==> flow/design.v <==
module fullreg #(  parameter N = 16 )(
    input [N-1:0] d,
    output reg [N-1:0] q,
    input clk,
    input en,
    input clr,  
    input rst   
    );
always @(posedge clk,posedge rst) begin
    if(rst)
        q<=0;
    else    
    if(en==1)begin
        if(clr)
            q<=0;
        else
            q<=d;
    end
end
endmodule
module exp_adder_bias (
    input  wire [7:0] exp1,    
    input  wire [7:0] exp2,    
    output wire [7:0] exp_out  
);
    wire [8:0] sum;            
    wire [8:0] sum_minus_bias;
    assign sum = exp1 + exp2;
    assign sum_minus_bias = sum - 9'd127;
    assign exp_out = sum_minus_bias[7:0];
endmodule
module exp_normalizer (
    input  wire        msb_mult,    
    input  wire [7:0]  exp_in,      
    output wire [7:0]  exp_out      
);
    assign exp_out = msb_mult ? (exp_in + 8'd1) : exp_in;
endmodule
module mantissa_normalizer (
    input  wire [47:0] mult_out,    
    output wire [23:0] mant_out     
);
    assign mant_out = mult_out[47] ? 
                      mult_out[47:24] : 
                      mult_out[46:23];
endmodule
module mult24 (
    input  wire [23:0] a,    
    input  wire [23:0] b,    
    output wire [47:0] p     
);
    assign p = $unsigned(a) * $unsigned(b);
endmodule
module fp32mult (
    input  wire [31:0] x1,
    input  wire [31:0] x2,
    input  wire        en,
    input  wire        rst,
    input  wire        clk,
    output wire [31:0] y,
    output wire        ready
);
    wire [31:0] x1_reg;
    wire [31:0] x2_reg;
    fullreg #(32) reg_x1 (.clk(clk), .rst(rst), .clr(1'b0), .en(en), .d(x1), .q(x1_reg));
    fullreg #(32) reg_x2 (.clk(clk), .rst(rst), .clr(1'b0), .en(en), .d(x2), .q(x2_reg));
    wire sign1 = x1_reg[31];
    wire sign2 = x2_reg[31];
    wire [7:0] exp1 = x1_reg[30:23];
    wire [7:0] exp2 = x2_reg[30:23];
    wire [23:0] mant1 = {1'b1, x1_reg[22:0]};  
    wire [23:0] mant2 = {1'b1, x2_reg[22:0]};
    wire sign_result = sign1 ^ sign2;
    wire [7:0] exp_sum;
      wire en_d1;
    wire en_d2;
    exp_adder_bias exp_add_inst (
        .exp1(exp1),
        .exp2(exp2),
        .exp_out(exp_sum)
    );
    wire [47:0] mant_product;
    mult24 mult_inst (
        .a(mant1),
        .b(mant2),
        .p(mant_product)
    );
    wire [7:0] exp_norm;
    exp_normalizer exp_norm_inst (
        .msb_mult(mant_product[47]),
        .exp_in(exp_sum),
        .exp_out(exp_norm)
    );
    wire [23:0] mant_norm;
    mantissa_normalizer mant_norm_inst (
        .mult_out(mant_product),
        .mant_out(mant_norm)
    );
    wire [31:0] result_comb;
    assign result_comb = {sign_result, exp_norm, mant_norm[22:0]};
    fullreg #(32) reg_out (
        .clk(clk),
        .rst(rst),
        .clr(1'b0),
        .en(en_d1),
        .d(result_comb),
        .q(y)
    );
    fullreg #(1) reg_en_stage1 (
        .clk(clk),
        .rst(rst),
        .clr(1'b0),
        .en(1'b1),
        .d(en),
        .q(en_d1)
    );
    fullreg #(1) reg_en_stage2 (
        .clk(clk),
        .rst(rst),
        .clr(1'b0),
        .en(1'b1),
        .d(en_d1),
        .q(en_d2)
    );
    assign ready = en_d2;
endmodule
# Step by step through the tools: fp32mult
# Tool output for the design above, in the order of the flow.
# Line numbers count from 1 in the design file above.
# Library cell names are shortened.
# Not given: n/a
# design
design,fp32mult
clock_port,clk
library,sky130hd
corner,tt_025C_1v80

# Elaborated design
# Counts by Yosys on the flattened word-level netlist (proc, flatten, opt, wreduce; memories kept). Register bits leave out memories and registers merged into their read ports (data or address); mux counts leave out enables and synchronous resets folded into registers. Print and check cells are left out. Cells with the same type and inputs are merged into one.
# bits
register_bits,98
in_bits,67
elab_cells,12
# op_classes
add_sub_neg,3
multipliers,1
muxes,2
n_logic,1
# op_table
cell,count
multiplier 24 x 24 -> 48 bit,1
2-to-1 mux 23 bit,1
adder 8 x 1 -> 8 bit with constant B,1
subtractor 8 x 7 -> 8 bit with constant B,1
adder 8 bit,1
2-to-1 mux 8 bit,1
XOR 1 bit,1

# Longest topological paths
# Yosys ltp: most cells in a row. Word level: on the elaborated netlist, between registers, memories and ports. Mapped: between sequential cells and ports; inverters and the memories' decode and read muxes count.
# depth
depth_word,4
abc_area,0
mapped_depth,28
ltp_nobuf,25

# After synthesis
# Yosys stat after the flow's synthesis: flattened, memories mapped to cells. It holds for the ABC_AREA given above (unset counts as 0); a run with the other value may have another netlist.
# Totals and module areas in this step are rounded.
# types
cell,count,type_area_um2
fa_1,482,9.65E+03
dfrtp_1,98,2.45E+03
ha_1,183,2.29E+03
inv_1,604,2.27E+03
and2_1,241,1.51E+03
nand2_1,312,1.17E+03
mux2_2,47,529.258
clkbuf_1,110,412.896
a21oi_1,61,305.293
nor2_1,67,251.491
o21ai_0,44,220.211
xnor2_1,21,183.926
xor2_1,14,122.618
a21o_1,16,120.115
mux2i_1,11,110.106
a31oi_1,11,68.816
nor3_1,12,60.058
o21bai_1,7,52.55
# Other cell types: 54; their cells: 113.
# synth_totals
mapped_cells,2454
area_mm2,0.0227
sequential_area_mm2,0.00245
ff_cells,98
buffers,117
# By module: a second synthesis without flattening, with its own total; a netlist apart from the flattened one above.
# hier_totals
cells_unflattened,2505
hier_area_mm2,0.0237
# Rows give one instance, submodules left out.
# by_module
mod,n_inst,cells,area_mm2,mod_seq_area_mm2
mult24,1,2181,0.019,0
fullreg #(N=32),3,74,0.00121,0.000801
mantissa_normalizer,1,27,0.000388,0
exp_adder_bias,1,44,0.000367,0
exp_normalizer,1,18,0.000141,0
fullreg #(N=1),2,5,0.0000425,0.000025
fp32mult,1,3,0.0000163,0

# Worst setup path after synthesis
# Path of least setup slack by OpenSTA after synthesis, without wires, with an ideal clock, recovery checks aside; 20% of the period is set as input and as output delay. Where synthesis merged equal registers, the netlist keeps one of their names.
# synth_timing
path_kind,reg-to-reg
from,register reg_x2.q[12]
to,register reg_out.q[20]
period_ps,10000
setup_time_ps,87
launch_ps,0
arrival_ps,6814
required_time_ps,9913
setup_slack_ps,3099
delay_ps,6901
stages,26
path_buffers,2
period_less_setup_slack_ps,6901
# "delay_ps" = arrival - input delay + setup time.
# "stages" counts driving pins, that of a launching flip-flop among them; a cell with two outputs on the path counts twice.
# "period_less_setup_slack_ps" is the clock period less the worst setup slack; recovery checks do not enter. This is arithmetic on one report: input and output delays are still those of the set period (20% each).
# Between the ends stands the longest chain of elaborated cells between them, by number of cells; it is not shown to be the way that was timed. Of several equally long chains one is given.
# Each line given opens the expression or statement behind the cell; cells for indexed reads and writes are added by Yosys, which also makes memories of some case tables.
# At most two assigning lines are given for a register; there are more.
# synth_via
cell_sequence,dfrtp_1 -> clkbuf_1 -> clkbuf_1 -> nand2_1 -> fa_1 -> inv_1 -> fa_1 -> inv_1 -> fa_1 -> inv_1 -> fa_1 -> fa_1 -> fa_1 -> inv_1 -> fa_1 -> inv_1 -> ha_1 -> a21o_1 -> a21o_1 -> a21oi_1 -> o21ai_1 -> a211o_1 -> a2111o_1 -> a2111oi_4 -> o311ai_1 -> o211ai_1
elab_chain_len,2
# synth_rtl
element,line,source
start: declaration,3,"output reg [N-1:0] q,"
start: assignment,11,q<=0;
start: assignment,17,q<=d;
multiplier 24 x 24 -> 48 bit,52,assign p = $unsigned(a) * $unsigned(b);
2-to-1 mux 23 bit,43,assign mant_out = mult_out[47] ?
end: assignment,15,q<=0;
end: assignment,17,
end: declaration,3,

# Timing after layout
# Path of least setup slack in the final report of stored run 1 (OpenROAD, finished layout, wires in). Where an end is a register, its clock arrival counts in the times.
# The path's times are printed in steps of 10 ps; the period is the one set.
# layout_timing
path_kind,reg-to-reg
from,register reg_x2.q[0]
to,register reg_out.q[10]
period_ps,12400
setup_time_ps,100
launch_ps,360
arrival_ps,8540
required_time_ps,12660
setup_slack_ps,4120
stages,23
path_buffers,0
# Between the ends stands the longest chain of elaborated cells between them, by number of cells; it is not shown to be the way that was timed. Of several equally long chains one is given.
# At most two assigning lines are given for a register; there are more.
# layout_via
cell_sequence,dfrtp_1 -> clkinv_1 -> nor2_1 -> fa_1 -> fa_1 -> inv_1 -> fa_1 -> fa_1 -> inv_1 -> fa_1 -> fa_1 -> inv_1 -> fa_1 -> inv_1 -> ha_1 -> and4_1 -> nand2b_1 -> o41ai_2 -> o2111a_2 -> o21ai_1 -> nand2_2 -> a21oi_1 -> a32o_1
elab_chain_len,2
# layout_rtl
element,line,source
start: declaration,3,"output reg [N-1:0] q,"
start: assignment,11,q<=0;
start: assignment,17,q<=d;
multiplier 24 x 24 -> 48 bit,52,assign p = $unsigned(a) * $unsigned(b);
2-to-1 mux 23 bit,43,assign mant_out = mult_out[47] ?
end: assignment,15,q<=0;
end: assignment,17,
end: declaration,3,

# Design fp32mult on sky130hd. What follows are 3 stored runs of the flow, each under its own settings; their order means nothing. The constraints put input and output delay at 20% of the set period each and load the outputs with 0.01 pF.
# "timing.achieved_period_ps" means the clock period less the worst setup slack. The figure is calculated, with input and output delays left at 20% of the set period.
# Measured values are rounded.
# Among the settings, - means not set for that run.
setting or result,stored run 1,stored run 2,stored run 3
CAP_MARGIN,35,20,20
CORE_UTILIZATION,41,40,40
CTS_CLUSTER_DIAMETER,391,-,-
GPL_ROUTABILITY_DRIVEN,1,1,0
MAX_ROUTING_LAYER,met4,met4,met4
MIN_ROUTING_LAYER,met1,-,-
PLACE_DENSITY_LB_ADDON,0.02,-,-
TNS_END_PERCENT,95,45,45
period_ns,12.4,10.0,10.0
CORE_MARGIN,2,2,2
SLEW_MARGIN,20,5,5
CTS_CLUSTER_SIZE,-,66,85
HOLD_SLACK_MARGIN,-,-0.03,-
yosys_chip_area_mm2,0.0227,0.0227,0.0227
final_setup_ws_ps,4120,1390,1310
timing.achieved_period_ps,8282,8608,8693
utilization_frac,0.451,0.441,0.443
dieArea_mm2,0.0571,0.0585,0.0585
total_negative_slack_ps,0,0,0
hold_ws_ps,511,510,502
